==> flow/design.v <==
`timescale 1ns / 1ps
module neuron #(
    parameter DATA_WIDTH = 16,
    parameter signed [DATA_WIDTH-1:0] BIAS = 0    
)(
    input clk,
    input rst,
    input [DATA_WIDTH-1:0] data_in,       
    input [DATA_WIDTH-1:0] weight_in,     
    input data_in_valid,
    input data_in_last,                   
    output reg [DATA_WIDTH-1:0] neuron_out,
    output reg neuron_out_valid
);
    localparam SW = 2*DATA_WIDTH;
    function [SW-1:0] sat_add;
        input [SW-1:0] a;
        input [SW-1:0] b;
        reg [SW-1:0] s;
        begin
            s = a + b;
            if (!a[SW-1] && !b[SW-1] && s[SW-1])
                sat_add = {1'b0, {(SW-1){1'b1}}};
            else if (a[SW-1] && b[SW-1] && !s[SW-1])
                sat_add = {1'b1, {(SW-1){1'b0}}};
            else
                sat_add = s;
        end
    endfunction
    reg [SW-1:0] mul;
    reg mul_valid, mul_last;
    reg [SW-1:0] sum;
    reg [SW-1:0] total;
    reg total_valid;
    wire [SW-1:0] sum_next = sat_add(sum, mul);
    wire [SW-1:0] bias_q = {{2{BIAS[DATA_WIDTH-1]}}, BIAS, {(DATA_WIDTH-2){1'b0}}};
    wire [SW-1:0] biased = sat_add(total, bias_q);
    always @(posedge clk) begin
        mul <= $signed(data_in) * $signed(weight_in);
        if (rst) begin
            mul_valid <= 0;
            mul_last <= 0;
            sum <= 0;
            total <= 0;
            total_valid <= 0;
            neuron_out <= 0;
            neuron_out_valid <= 0;
        end else begin
            mul_valid <= data_in_valid;
            mul_last <= data_in_valid && data_in_last;
            total_valid <= 0;
            if (mul_valid) begin
                if (mul_last) begin
                    sum <= 0;
                    total <= sum_next;
                    total_valid <= 1;
                end else begin
                    sum <= sum_next;
                end
            end
            neuron_out_valid <= total_valid;
            if (total_valid) begin
                if (biased[SW-1:SW-3] == 3'b000 || biased[SW-1:SW-3] == 3'b111)
                    neuron_out <= biased[SW-3:DATA_WIDTH-2];
                else if (biased[SW-1])
                    neuron_out <= {1'b1, {(DATA_WIDTH-1){1'b0}}};
                else
                    neuron_out <= {1'b0, {(DATA_WIDTH-1){1'b1}}};
            end
        end
    end
endmodule
`timescale 1ns / 1ps
module Softmax #(
    parameter dataWidth = 16,         
    parameter numInputs = 4          
)(
    input clk,
    input rst,
    input [dataWidth*numInputs-1:0] in,    
    input in_valid,                        
    output reg [dataWidth*numInputs-1:0] out,  
    output reg valid,                      
    output reg [7:0] led_control           
);
localparam STAGE_IDLE = 2'b00,
           STAGE_EXP = 2'b01,
           STAGE_SUM = 2'b10,
           STAGE_NORM = 2'b11;
reg [1:0] state;
reg [dataWidth-1:0] input_array [0:numInputs-1];
reg [dataWidth-1:0] exp_values [0:numInputs-1];  
reg [dataWidth+2-1:0] sum_exp;  
reg [dataWidth-1:0] softmax_output [0:numInputs-1];
reg [1:0] max_class;
reg [4:0] shift_amt;
function [dataWidth-1:0] exp_lut;
    input [3:0] idx;
    begin
        case (idx)
            4'd0:  exp_lut = 16'h0800;  
            4'd1:  exp_lut = 16'h09D0;  
            4'd2:  exp_lut = 16'h0C20;  
            4'd3:  exp_lut = 16'h0F80;  
            4'd4:  exp_lut = 16'h1480;  
            4'd5:  exp_lut = 16'h1C80;  
            4'd6:  exp_lut = 16'h2A00;  
            4'd7:  exp_lut = 16'h4000;  
            4'd8:  exp_lut = 16'h6800;  
            4'd9:  exp_lut = 16'hAC00;  
            4'd10: exp_lut = 16'h1280;  
            4'd11: exp_lut = 16'h1F80;  
            4'd12: exp_lut = 16'h2C00;  
            4'd13: exp_lut = 16'h4C00;  
            4'd14: exp_lut = 16'h8000;  
            default: exp_lut = 16'hD800;  
        endcase
    end
endfunction
function [dataWidth-1:0] exp_function;
    input [dataWidth-1:0] x;
    reg [3:0] lut_idx;
    begin
        lut_idx = x[15:12] + 4'd8;  
        exp_function = exp_lut(lut_idx);
    end
endfunction
function [4:0] get_shift_amount;
    input [dataWidth+2-1:0] sum;
    reg [4:0] shift;
    begin
        shift = 0;
        if (sum[17:14] == 4'b0000) shift = 4;  
        else if (sum[17:15] == 3'b001) shift = 3;  
        else if (sum[17:16] == 2'b01) shift = 2;  
        else if (sum[17] == 1'b1) shift = 1;  
        else shift = 0;  
        get_shift_amount = shift;
    end
endfunction
always @(posedge clk) begin
    if (rst) begin
        state <= STAGE_IDLE;
        out <= 0;
        valid <= 0;
        led_control <= 8'b0;
        sum_exp <= 0;
        for (integer i = 0; i < numInputs; i = i + 1) begin
            input_array[i] <= 0;
            exp_values[i] <= 0;
        end
    end else begin
        valid <= 0;
        case (state)
            STAGE_IDLE: begin
                if (in_valid) begin
                    input_array[0] <= in[15:0];
                    input_array[1] <= in[31:16];
                    input_array[2] <= in[47:32];
                    input_array[3] <= in[63:48];
                    state <= STAGE_EXP;
                end
            end
            STAGE_EXP: begin
                exp_values[0] <= exp_function(input_array[0]);
                exp_values[1] <= exp_function(input_array[1]);
                exp_values[2] <= exp_function(input_array[2]);
                exp_values[3] <= exp_function(input_array[3]);
                state <= STAGE_SUM;
            end
            STAGE_SUM: begin
                sum_exp <= exp_values[0] + exp_values[1] + exp_values[2] + exp_values[3];
                state <= STAGE_NORM;
            end
            STAGE_NORM: begin
                shift_amt = get_shift_amount(sum_exp);
                softmax_output[0] = exp_values[0] >> shift_amt;
                softmax_output[1] = exp_values[1] >> shift_amt;
                softmax_output[2] = exp_values[2] >> shift_amt;
                softmax_output[3] = exp_values[3] >> shift_amt;
                out <= {softmax_output[3], softmax_output[2], softmax_output[1], softmax_output[0]};
                max_class = 0;
                if (softmax_output[1] > softmax_output[max_class]) max_class = 1;
                if (softmax_output[2] > softmax_output[max_class]) max_class = 2;
                if (softmax_output[3] > softmax_output[max_class]) max_class = 3;
                case (max_class)
                    2'b00: led_control <= 8'b00000001;  
                    2'b01: led_control <= 8'b00000010;  
                    2'b10: led_control <= 8'b00000100;  
                    2'b11: led_control <= 8'b00001000;  
                    default: led_control <= 8'b00000000;
                endcase
                valid <= 1;
                state <= STAGE_IDLE;
            end
        endcase
    end
end
endmodule
`timescale 1ns / 1ps
module fc_head #(
    parameter DATA_WIDTH = 16,
    parameter NUM_INPUTS = 1024,
    parameter NUM_OUTPUTS = 4
)(
    input clk,
    input rst,
    input [DATA_WIDTH-1:0] myinput,
    input [DATA_WIDTH*NUM_OUTPUTS-1:0] myweights,
    input myinputValid,
    output [DATA_WIDTH*NUM_OUTPUTS-1:0] softmax_out,
    output softmax_valid,
    output [7:0] led_control,
    output [DATA_WIDTH*NUM_OUTPUTS-1:0] logits
);
    reg [$clog2(NUM_INPUTS)-1:0] input_count;
    reg [DATA_WIDTH-1:0] input_d;
    reg input_valid_d, input_last_d;
    reg [DATA_WIDTH*NUM_OUTPUTS-1:0] weights;
    always @(posedge clk) begin
        input_d <= myinput;
        weights <= myweights;
        if (rst) begin
            input_count <= 0;
            input_valid_d <= 0;
            input_last_d <= 0;
        end else begin
            input_valid_d <= myinputValid;
            input_last_d <= myinputValid && (input_count == NUM_INPUTS-1);
            if (myinputValid)
                input_count <= input_count + 1;
        end
    end
    wire [NUM_OUTPUTS-1:0] neuron_valid;
    localparam [DATA_WIDTH*NUM_OUTPUTS-1:0] BIASES = {16'h003C, 16'h0001, 16'hFFD1, 16'h0006};
    genvar i;
    generate
        for (i = 0; i < NUM_OUTPUTS; i = i + 1) begin : output_layer
            neuron #(
                .DATA_WIDTH(DATA_WIDTH),
                .BIAS(BIASES[(i+1)*DATA_WIDTH-1 -: DATA_WIDTH])
            ) neuron_output (
                .clk(clk),
                .rst(rst),
                .data_in(input_d),
                .weight_in(weights[(i+1)*DATA_WIDTH-1 -: DATA_WIDTH]),
                .data_in_valid(input_valid_d),
                .data_in_last(input_last_d),
                .neuron_out(logits[(i+1)*DATA_WIDTH-1 -: DATA_WIDTH]),
                .neuron_out_valid(neuron_valid[i])
            );
        end
    endgenerate
    Softmax #(
        .dataWidth(DATA_WIDTH),
        .numInputs(NUM_OUTPUTS)
    ) softmax_inst (
        .clk(clk),
        .rst(rst),
        .in(logits),
        .in_valid(neuron_valid[0]),
        .out(softmax_out),
        .valid(softmax_valid),
        .led_control(led_control)
    );
endmodule
Appendix: tool output

Tool chain data of fc_head
Each step is given for the RTL above and for the edited RTL.
"before" refers to lines of the RTL above, "after" to lines of the edited file.
"delta": "after" minus "before" as printed here.
Library cell names are shortened.
{"block": "setup", "top_module": "fc_head", "clk_port": "clk", "library": "sky130hd", "pvt_corner": "tt_025C_1v80"}

The edit
The edit as a unified diff against the file above.
The edit is scripted: it alters the design's behaviour and was not made to optimise anything.
begin of diff
@@ -220,5 +220,4 @@
     always @(posedge clk) begin
         input_d <= myinput;
-        weights <= myweights;
         if (rst) begin
             input_count <= 0;
@@ -232,4 +231,5 @@
         end
     end
+    always @(*) weights = myweights;
     wire [NUM_OUTPUTS-1:0] neuron_valid;
     localparam [DATA_WIDTH*NUM_OUTPUTS-1:0] BIASES = {16'h003C, 16'h0001, 16'hFFD1, 16'h0006};
end of diff

After elaboration
Yosys after proc, flatten, opt, wreduce and memory -nomap, before mapping. Print and check cells are not counted. Equal cells are merged and count once.
Yosys's memory passes give these memory sizes; they may raise the number of words (mostly to a power of two), join words into wider ones and drop unused or constant bits.
{"block": "word_totals", "element": "register_bits", "before": 765, "after": 701, "delta": -64}
{"block": "word_totals", "element": "romBits", "before": 768, "after": 768, "delta": 0}
{"block": "word_totals", "element": "clocked_rd_ports_x_width", "before": 48, "after": 48, "delta": 0}
{"block": "word_totals", "element": "memories", "before": 4, "after": 4, "delta": 0}
{"block": "word_totals", "element": "inputBits", "before": 83, "after": 83, "delta": 0}
{"block": "word_totals", "element": "word_cells", "before": 198, "after": 197, "delta": -1}
{"block": "classes", "element": "add_sub_neg", "before": 16, "after": 16, "delta": 0}
{"block": "classes", "element": "multipliers", "before": 4, "after": 4, "delta": 0}
{"block": "classes", "element": "compare", "before": 3, "after": 3, "delta": 0}
{"block": "classes", "element": "equal", "before": 20, "after": 20, "delta": 0}
{"block": "classes", "element": "n_shift", "before": 4, "after": 4, "delta": 0}
{"block": "classes", "element": "n_mux", "before": 52, "after": 52, "delta": 0}
{"block": "classes", "element": "n_logic", "before": 1, "after": 1, "delta": 0}
{"block": "classes", "element": "n_reduce_logical", "before": 56, "after": 56, "delta": 0}
{"block": "memory_table", "element": "memory_list", "before": "16 x 12 bit 1R0W; 16 x 12 bit 1R0W; 16 x 12 bit 1R0W; 16 x 12 bit 1R0W", "after": "16 x 12 bit 1R0W; 16 x 12 bit 1R0W; 16 x 12 bit 1R0W; 16 x 12 bit 1R0W"}
Unchanged operator kinds not shown: 36.

Depth
Depth = most cells in a row (Yosys ltp): at word level without a register or memory, in the mapped netlist without a sequential cell, where the memories' decode and read muxes count.
{"block": "depth", "element": "depth_word", "before": 31, "after": 31, "delta": 0}
{"block": "depth", "element": "abc_area", "before": "0", "after": "0"}
{"block": "depth", "element": "depth_mapped", "before": 42, "after": 41, "delta": -1}

Netlist
Yosys stat after the flow's synthesis: flattened, memories mapped to cells. It holds for the ABC_AREA given above (unset counts as 0); a run with the other value may have another netlist.
{"block": "types", "cell_type": "dfxtp_1", "before": 625, "after": 561, "delta": -64}
{"block": "types", "cell_type": "o21ai_0", "before": 267, "after": 313, "delta": 46}
{"block": "types", "cell_type": "nor2_1", "before": 440, "after": 475, "delta": 35}
{"block": "types", "cell_type": "nand3_1", "before": 99, "after": 77, "delta": -22}
{"block": "types", "cell_type": "nand2b_1", "before": 128, "after": 107, "delta": -21}
{"block": "types", "cell_type": "nand2_1", "before": 1024, "after": 1007, "delta": -17}
{"block": "types", "cell_type": "a31oi_1", "before": 82, "after": 67, "delta": -15}
{"block": "types", "cell_type": "nor3_1", "before": 88, "after": 75, "delta": -13}
{"block": "types", "cell_type": "o21bai_1", "before": 41, "after": 28, "delta": -13}
{"block": "types", "cell_type": "nand4_1", "before": 27, "after": 40, "delta": 13}
{"block": "types", "cell_type": "a21oi_1", "before": 445, "after": 456, "delta": 11}
{"block": "types", "cell_type": "nor2b_1", "before": 53, "after": 43, "delta": -10}
{"block": "types", "cell_type": "clkbuf_1", "before": 350, "after": 341, "delta": -9}
{"block": "types", "cell_type": "mux2i_1", "before": 120, "after": 111, "delta": -9}
{"block": "types", "cell_type": "o21a_1", "before": 62, "after": 53, "delta": -9}
{"block": "types", "cell_type": "a311oi_1", "before": 16, "after": 7, "delta": -9}
{"block": "types", "cell_type": "a221oi_1", "before": 10, "after": 19, "delta": 9}
{"block": "types", "cell_type": "buf_1", "before": 16, "after": 24, "delta": 8}
Unchanged cell types not shown: 11.
Not every row of either side is listed.
{"block": "synth_totals", "element": "cells", "before": 8052, "after": 7989, "delta": -63}
{"block": "synth_totals", "element": "mapped_area_um2", "before": 70651.5, "after": 69350.3, "delta": -1301.2}
{"block": "synth_totals", "element": "seqArea_um2", "before": 12512.0, "after": 11230.8, "delta": -1281.2}
{"block": "synth_totals", "element": "ff_cells", "before": 625, "after": 561, "delta": -64}
{"block": "synth_totals", "element": "n_buf", "before": 378, "after": 376, "delta": -2}
The figures by module come from a second, unflattened synthesis with its own total; it is not the netlist above.
{"block": "unflattened", "element": "hier_cells", "before": 8236, "after": 8182, "delta": -54}
{"block": "unflattened", "element": "area_unflattened_um2", "before": 72570.9, "after": 71383.5, "delta": -1187.4}
Each row is one instance without its submodules.
{"block": "modules_before", "mod": "neuron", "n_inst": 1, "cells": 1742, "mod_area_um2": 15302.2, "mod_seq_area_um2": 2042.0}
{"block": "modules_before", "mod": "neuron", "n_inst": 1, "cells": 1749, "mod_area_um2": 15237.1, "mod_seq_area_um2": 2042.0}
{"block": "modules_before", "mod": "neuron", "n_inst": 1, "cells": 1709, "mod_area_um2": 15199.6, "mod_seq_area_um2": 2042.0}
{"block": "modules_before", "mod": "neuron", "n_inst": 1, "cells": 1723, "mod_area_um2": 15059.4, "mod_seq_area_um2": 2042.0}
{"block": "modules_before", "mod": "Softmax", "n_inst": 1, "cells": 1180, "mod_area_um2": 9676.8, "mod_seq_area_um2": 2742.6}
{"block": "modules_before", "mod": "fc_head", "n_inst": 1, "cells": 133, "mod_area_um2": 2095.8, "mod_seq_area_um2": 1841.8}
{"block": "modules_after", "mod": "neuron", "n_inst": 1, "cells": 1740, "mod_area_um2": 15298.4, "mod_seq_area_um2": 2042.0}
{"block": "modules_after", "mod": "neuron", "n_inst": 1, "cells": 1749, "mod_area_um2": 15237.1, "mod_seq_area_um2": 2042.0}
{"block": "modules_after", "mod": "neuron", "n_inst": 1, "cells": 1709, "mod_area_um2": 15199.6, "mod_seq_area_um2": 2042.0}
{"block": "modules_after", "mod": "neuron", "n_inst": 1, "cells": 1735, "mod_area_um2": 15157.0, "mod_seq_area_um2": 2042.0}
{"block": "modules_after", "mod": "Softmax", "n_inst": 1, "cells": 1180, "mod_area_um2": 9676.8, "mod_seq_area_um2": 2742.6}
{"block": "modules_after", "mod": "fc_head", "n_inst": 1, "cells": 69, "mod_area_um2": 814.5, "mod_seq_area_um2": 560.5}

Path before layout
Path of least setup slack by OpenSTA after synthesis, without wires, with an ideal clock, recovery checks aside; 20% of the period is set as input and as output delay. Where synthesis merged equal registers, the netlist keeps one of their names.
{"block": "synth_path", "element": "path_type", "before": "reg2reg", "after": "reg2reg"}
{"block": "synth_path", "element": "startpoint", "before": "register softmax_inst.sum_exp[16]", "after": "register softmax_inst.sum_exp[15]"}
{"block": "synth_path", "element": "endpoint", "before": "register softmax_inst.led_control[1]", "after": "register softmax_inst.led_control[0]"}
{"block": "synth_path", "element": "period_ps", "before": 8000, "after": 8000, "delta": 0}
{"block": "synth_path", "element": "setup_ps", "before": 117, "after": 59, "delta": -58}
{"block": "synth_path", "element": "t_arrival_ps", "before": 7550, "after": 7668, "delta": 118}
{"block": "synth_path", "element": "t_required_ps", "before": 7883, "after": 7941, "delta": 58}
{"block": "synth_path", "element": "setup_slack_ps", "before": 332, "after": 273, "delta": -59}
{"block": "synth_path", "element": "path_delay_ps", "before": 7667, "after": 7727, "delta": 60}
{"block": "synth_path", "element": "driving_pins", "before": 40, "after": 38, "delta": -2}
{"block": "synth_path", "element": "period_less_setup_slack_ps", "before": 7668, "after": 7727, "delta": 59}
"path_delay_ps" = arrival - input delay + setup time.
"driving_pins" counts driving pins, that of a launching flip-flop among them; a cell with two outputs on the path counts twice.
"period_less_setup_slack_ps" is the clock period less the worst setup slack; recovery checks do not enter. This is arithmetic on one report: input and output delays are still those of the set period (20% each).
Between the ends stands the longest chain of elaborated cells between them, by number of cells; it is not shown to be the way that was timed. Of several equally long chains one is given.
A line is the first line of the expression or statement that the cell stems from. Yosys adds cells for indexed reads and writes and turns some case tables into memories.
At most two assigning lines are given for a register; there are more.
{"block": "synth_via_before", "path_cell_list": "dfxtp_1 > buf_4 > clkbuf_1 > nor2_1 > or2_2 > clkbuf_1 > clkbuf_1 > nand2_1 > nand3_1 > a31oi_1 > inv_1 > ha_1 > and4_1 > nand2_1 > o41a_1 > o31ai_2 > a21oi_2 > a41oi_4 > [... 4 more ...] > a21o_1 > a21oi_1 > nor2_1 > a211o_1 > o2111ai_1 > nand2_1 > clkbuf_1 > mux2_2 > ha_1 > nor2b_1 > o21ai_0 > nand2b_1 > a21oi_1 > o21ai_0 > a31oi_1 > o31a_1 > o21a_1 > a32o_1", "elab_chain_len": 31}
{"block": "synth_lines_before", "element": "start, declared", "line": 93, "rtl": "reg [dataWidth+2-1:0] sum_exp;"}
{"block": "synth_lines_before", "element": "start, assigned", "line": 147, "rtl": "sum_exp <= 0;"}
{"block": "synth_lines_before", "element": "start, assigned", "line": 172, "rtl": "sum_exp <= exp_values[0] + exp_values[1] + exp_values[2] + exp_values[3];"}
{"block": "synth_lines_before", "element": "== test 2 x 1 -> 1 bit", "line": 135, "rtl": "else if (sum[17:16] == 2'b01) shift = 2;"}
{"block": "synth_lines_before", "element": "two-way mux 5 bit", "line": 135}
{"block": "synth_lines_before", "element": "two-way mux 5 bit", "line": 134, "rtl": "else if (sum[17:15] == 3'b001) shift = 3;"}
{"block": "synth_lines_before", "element": "two-way mux 5 bit", "line": 133, "rtl": "if (sum[17:14] == 4'b0000) shift = 4;"}
{"block": "synth_lines_before", "element": "two-way mux 5 bit", "line": 154, "rtl": "case (state)"}
{"block": "synth_lines_before", "element": "two-way mux 5 bit", "line": 142, "rtl": "if (rst) begin"}
{"block": "synth_lines_before", "element": "right shift 16 x 5 -> 16 bit", "line": 177, "rtl": "softmax_output[0] = exp_values[0] >> shift_amt;"}
{"block": "synth_lines_before", "element": "[... 17 more ...]"}
{"block": "synth_lines_before", "element": "two-way mux 16 bit", "line": 142}
{"block": "synth_lines_before", "element": "> comparator 16 bit", "line": 185, "rtl": "if (softmax_output[3] > softmax_output[max_class]) max_class = 3;"}
{"block": "synth_lines_before", "element": "two-way mux 2 bit", "line": 185}
{"block": "synth_lines_before", "element": "two-way mux 2 bit", "line": 154}
{"block": "synth_lines_before", "element": "two-way mux 2 bit", "line": 142}
{"block": "synth_lines_before", "element": "== test 2 bit", "line": 186, "rtl": "case (max_class)"}
{"block": "synth_lines_before", "element": "case mux 8 bit (select 4 bit)", "line": 186}
{"block": "synth_lines_before", "element": "end, assigned", "line": 187, "rtl": "2'b00: led_control <= 8'b00000001;"}
{"block": "synth_lines_before", "element": "end, assigned", "line": 188, "rtl": "2'b01: led_control <= 8'b00000010;"}
{"block": "synth_lines_before", "element": "end, declared", "line": 84, "rtl": "output reg [7:0] led_control"}
{"block": "synth_via_after", "path_cell_list": "dfxtp_1 > nor2b_2 > or2_1 > buf_4 > buf_1 > clkbuf_1 > mux2i_1 > nor2_1 > ha_1 > and4_1 > nand4_1 > nor2_1 > and3_1 > a2111oi_2 > a31oi_1 > o31ai_4 > buf_12 > mux2_4 > [... 2 more ...] > nor2_1 > nand3_1 > or4_1 > and3_1 > a21oi_1 > clkbuf_1 > nor2_1 > a21o_1 > ha_1 > nor2b_1 > o21a_1 > o21a_1 > o211ai_1 > a211oi_1 > nor3_1 > nor2_1 > nor3_1 > a22o_1", "elab_chain_len": 30}
{"block": "synth_lines_after", "element": "start, declared", "line": 93, "rtl": "reg [dataWidth+2-1:0] sum_exp;"}
{"block": "synth_lines_after", "element": "start, assigned", "line": 147, "rtl": "sum_exp <= 0;"}
{"block": "synth_lines_after", "element": "start, assigned", "line": 172, "rtl": "sum_exp <= exp_values[0] + exp_values[1] + exp_values[2] + exp_values[3];"}
{"block": "synth_lines_after", "element": "== test 3 x 1 -> 1 bit", "line": 134, "rtl": "else if (sum[17:15] == 3'b001) shift = 3;"}
{"block": "synth_lines_after", "element": "two-way mux 5 bit", "line": 134}
{"block": "synth_lines_after", "element": "two-way mux 5 bit", "line": 133, "rtl": "if (sum[17:14] == 4'b0000) shift = 4;"}
{"block": "synth_lines_after", "element": "two-way mux 5 bit", "line": 154, "rtl": "case (state)"}
{"block": "synth_lines_after", "element": "two-way mux 5 bit", "line": 142, "rtl": "if (rst) begin"}
{"block": "synth_lines_after", "element": "right shift 16 x 5 -> 16 bit", "line": 177, "rtl": "softmax_output[0] = exp_values[0] >> shift_amt;"}
{"block": "synth_lines_after", "element": "two-way mux 16 bit", "line": 154}
{"block": "synth_lines_after", "element": "[... 16 more ...]"}
{"block": "synth_lines_after", "element": "two-way mux 16 bit", "line": 142}
{"block": "synth_lines_after", "element": "> comparator 16 bit", "line": 185, "rtl": "if (softmax_output[3] > softmax_output[max_class]) max_class = 3;"}
{"block": "synth_lines_after", "element": "two-way mux 2 bit", "line": 185}
{"block": "synth_lines_after", "element": "two-way mux 2 bit", "line": 154}
{"block": "synth_lines_after", "element": "two-way mux 2 bit", "line": 142}
{"block": "synth_lines_after", "element": "== test 2 bit", "line": 186, "rtl": "case (max_class)"}
{"block": "synth_lines_after", "element": "case mux 8 bit (select 4 bit)", "line": 186}
{"block": "synth_lines_after", "element": "end, assigned", "line": 187, "rtl": "2'b00: led_control <= 8'b00000001;"}
{"block": "synth_lines_after", "element": "end, assigned", "line": 188, "rtl": "2'b01: led_control <= 8'b00000010;"}
{"block": "synth_lines_after", "element": "end, declared", "line": 84, "rtl": "output reg [7:0] led_control"}

Worst path after layout
Path of least setup slack in the final report of the runs of set A (OpenROAD, finished layout, wires in). Where an end is a register, its clock arrival counts in the times.
The report prints the path's times to 10 ps; the period is as set.
{"block": "layout_path", "element": "path_type", "before": "reg2reg", "after": "reg2reg"}
{"block": "layout_path", "element": "startpoint", "before": "register softmax_inst.sum_exp[17]", "after": "register softmax_inst.sum_exp[15]"}
{"block": "layout_path", "element": "endpoint", "before": "register softmax_inst.led_control[1]", "after": "register softmax_inst.led_control[0]"}
{"block": "layout_path", "element": "period_ps", "before": 7630, "after": 7630, "delta": 0}
{"block": "layout_path", "element": "setup_ps", "before": 110, "after": 50, "delta": -60}
{"block": "layout_path", "element": "t_arrival_ps", "before": 7880, "after": 7980, "delta": 100}
{"block": "layout_path", "element": "t_required_ps", "before": 8220, "after": 8260, "delta": 40}
{"block": "layout_path", "element": "setup_slack_ps", "before": 340, "after": 280, "delta": -60}
{"block": "layout_path", "element": "driving_pins", "before": 34, "after": 37, "delta": 3}
Between the ends stands the longest chain of elaborated cells between them, by number of cells; it is not shown to be the way that was timed. Of several equally long chains one is given.
At most two assigning lines are given for a register; there are more.
{"block": "layout_via_before", "path_cell_list": "dfxtp_2 > o21ba_4 > buf_6 > mux2i_2 > mux2i_2 > mux2i_1 > inv_1 > ha_1 > and4_1 > nand2_1 > o41a_1 > o31ai_2 > a21oi_2 > a41oi_4 > mux4_2 > inv_1 > ha_1 > a21o_1 > a21oi_1 > nor2_1 > a211o_1 > o2111ai_2 > nand2_2 > buf_4 > mux2_2 > ha_1 > o21ai_0 > nand2b_1 > a21oi_1 > o21ai_0 > a31oi_1 > o31a_1 > o21a_1 > a32o_1", "elab_chain_len": 31}
{"block": "layout_lines_before", "element": "start, declared", "line": 93, "rtl": "reg [dataWidth+2-1:0] sum_exp;"}
{"block": "layout_lines_before", "element": "start, assigned", "line": 147, "rtl": "sum_exp <= 0;"}
{"block": "layout_lines_before", "element": "start, assigned", "line": 172, "rtl": "sum_exp <= exp_values[0] + exp_values[1] + exp_values[2] + exp_values[3];"}
{"block": "layout_lines_before", "element": "two-way mux 1 bit", "line": 136, "rtl": "else if (sum[17] == 1'b1) shift = 1;"}
{"block": "layout_lines_before", "element": "two-way mux 5 bit", "line": 135, "rtl": "else if (sum[17:16] == 2'b01) shift = 2;"}
{"block": "layout_lines_before", "element": "two-way mux 5 bit", "line": 134, "rtl": "else if (sum[17:15] == 3'b001) shift = 3;"}
{"block": "layout_lines_before", "element": "two-way mux 5 bit", "line": 133, "rtl": "if (sum[17:14] == 4'b0000) shift = 4;"}
{"block": "layout_lines_before", "element": "two-way mux 5 bit", "line": 154, "rtl": "case (state)"}
{"block": "layout_lines_before", "element": "two-way mux 5 bit", "line": 142, "rtl": "if (rst) begin"}
{"block": "layout_lines_before", "element": "right shift 16 x 5 -> 16 bit", "line": 177, "rtl": "softmax_output[0] = exp_values[0] >> shift_amt;"}
{"block": "layout_lines_before", "element": "[... 17 more ...]"}
{"block": "layout_lines_before", "element": "two-way mux 16 bit", "line": 142}
{"block": "layout_lines_before", "element": "> comparator 16 bit", "line": 185, "rtl": "if (softmax_output[3] > softmax_output[max_class]) max_class = 3;"}
{"block": "layout_lines_before", "element": "two-way mux 2 bit", "line": 185}
{"block": "layout_lines_before", "element": "two-way mux 2 bit", "line": 154}
{"block": "layout_lines_before", "element": "two-way mux 2 bit", "line": 142}
{"block": "layout_lines_before", "element": "== test 2 bit", "line": 186, "rtl": "case (max_class)"}
{"block": "layout_lines_before", "element": "case mux 8 bit (select 4 bit)", "line": 186}
{"block": "layout_lines_before", "element": "end, assigned", "line": 187, "rtl": "2'b00: led_control <= 8'b00000001;"}
{"block": "layout_lines_before", "element": "end, assigned", "line": 188, "rtl": "2'b01: led_control <= 8'b00000010;"}
{"block": "layout_lines_before", "element": "end, declared", "line": 84, "rtl": "output reg [7:0] led_control"}
{"block": "layout_via_after", "path_cell_list": "dfxtp_4 > or2_4 > or3_4 > nand2_4 > buf_4 > nor2_1 > ha_1 > and4_1 > nand4_1 > buf_4 > nor4_4 > a2111oi_4 > or4_4 > o31ai_4 > buf_12 > mux2_4 > ha_1 > nand4_1 > nor2_2 > nand3_2 > or4_4 > and3_4 > a21oi_1 > buf_4 > buf_4 > nor2_1 > a21o_1 > ha_1 > a21o_1 > a21o_1 > a211oi_2 > nand2_1 > nor3_2 > buf_4 > nor2_4 > nor3_2 > a22o_1", "elab_chain_len": 30}
{"block": "layout_lines_after", "element": "start, declared", "line": 93, "rtl": "reg [dataWidth+2-1:0] sum_exp;"}
{"block": "layout_lines_after", "element": "start, assigned", "line": 147, "rtl": "sum_exp <= 0;"}
{"block": "layout_lines_after", "element": "start, assigned", "line": 172, "rtl": "sum_exp <= exp_values[0] + exp_values[1] + exp_values[2] + exp_values[3];"}
{"block": "layout_lines_after", "element": "== test 3 x 1 -> 1 bit", "line": 134, "rtl": "else if (sum[17:15] == 3'b001) shift = 3;"}
{"block": "layout_lines_after", "element": "two-way mux 5 bit", "line": 134}
{"block": "layout_lines_after", "element": "two-way mux 5 bit", "line": 133, "rtl": "if (sum[17:14] == 4'b0000) shift = 4;"}
{"block": "layout_lines_after", "element": "two-way mux 5 bit", "line": 154, "rtl": "case (state)"}
{"block": "layout_lines_after", "element": "two-way mux 5 bit", "line": 142, "rtl": "if (rst) begin"}
{"block": "layout_lines_after", "element": "right shift 16 x 5 -> 16 bit", "line": 177, "rtl": "softmax_output[0] = exp_values[0] >> shift_amt;"}
{"block": "layout_lines_after", "element": "two-way mux 16 bit", "line": 154}
{"block": "layout_lines_after", "element": "[... 16 more ...]"}
{"block": "layout_lines_after", "element": "two-way mux 16 bit", "line": 142}
{"block": "layout_lines_after", "element": "> comparator 16 bit", "line": 185, "rtl": "if (softmax_output[3] > softmax_output[max_class]) max_class = 3;"}
{"block": "layout_lines_after", "element": "two-way mux 2 bit", "line": 185}
{"block": "layout_lines_after", "element": "two-way mux 2 bit", "line": 154}
{"block": "layout_lines_after", "element": "two-way mux 2 bit", "line": 142}
{"block": "layout_lines_after", "element": "== test 2 bit", "line": 186, "rtl": "case (max_class)"}
{"block": "layout_lines_after", "element": "case mux 8 bit (select 4 bit)", "line": 186}
{"block": "layout_lines_after", "element": "end, assigned", "line": 187, "rtl": "2'b00: led_control <= 8'b00000001;"}
{"block": "layout_lines_after", "element": "end, assigned", "line": 188, "rtl": "2'b01: led_control <= 8'b00000010;"}
{"block": "layout_lines_after", "element": "end, declared", "line": 84, "rtl": "output reg [7:0] led_control"}

Measured runs
Runs of the flow (Yosys, OpenROAD) on both versions; the two runs of a pair have the same settings. The constraints put input and output delay at 20% of the set period each and load the outputs with 0.01 pF.
{"block": "settings_set_A", "CORE_UTILIZATION": 40, "period_ns": 7.63, "CAP_MARGIN": 20, "CORE_MARGIN": 2, "SLEW_MARGIN": 20}
{"block": "results_set_A", "element": "ys_area_um2", "before": 70651.5, "after": 69350.3, "delta": -1301.2}
{"block": "results_set_A", "element": "die_area_um2", "before": 180005.0, "after": 176724.0, "delta": -3281.0}
{"block": "results_set_A", "element": "util_pct", "before": 44.7, "after": 46.3, "delta": 1.6}
{"block": "results_set_A", "element": "worst_setup_slack_ps", "before": 337, "after": 275, "delta": -62}
{"block": "results_set_A", "element": "period_less_ws_ps", "before": 7293, "after": 7355, "delta": 62}
{"block": "settings_set_B", "CAP_MARGIN": 40, "CELL_PAD_IN_SITES_GLOBAL_PLACEMENT": 2, "CORE_UTILIZATION": 36, "CTS_CLUSTER_DIAMETER": 219, "GPL_TIMING_DRIVEN": 0, "MAX_ROUTING_LAYER": "met5", "PLACE_DENSITY_LB_ADDON": 0.01, "period_ns": 9.3, "CORE_MARGIN": 2, "SLEW_MARGIN": 20}
{"block": "results_set_B", "element": "ys_area_um2", "before": 70651.5, "after": 69350.3, "delta": -1301.2}
{"block": "results_set_B", "element": "die_area_um2", "before": 199813.0, "after": 196165.0, "delta": -3648.0}
{"block": "results_set_B", "element": "util_pct", "before": 41.2, "after": 40.9, "delta": -0.3}
{"block": "results_set_B", "element": "worst_setup_slack_ps", "before": 599, "after": 266, "delta": -333}
{"block": "results_set_B", "element": "period_less_ws_ps", "before": 8701, "after": 9034, "delta": 333}
"period_less_ws_ps" = clock period - worst setup slack. The figure is calculated, with input and output delays left at 20% of the set period.
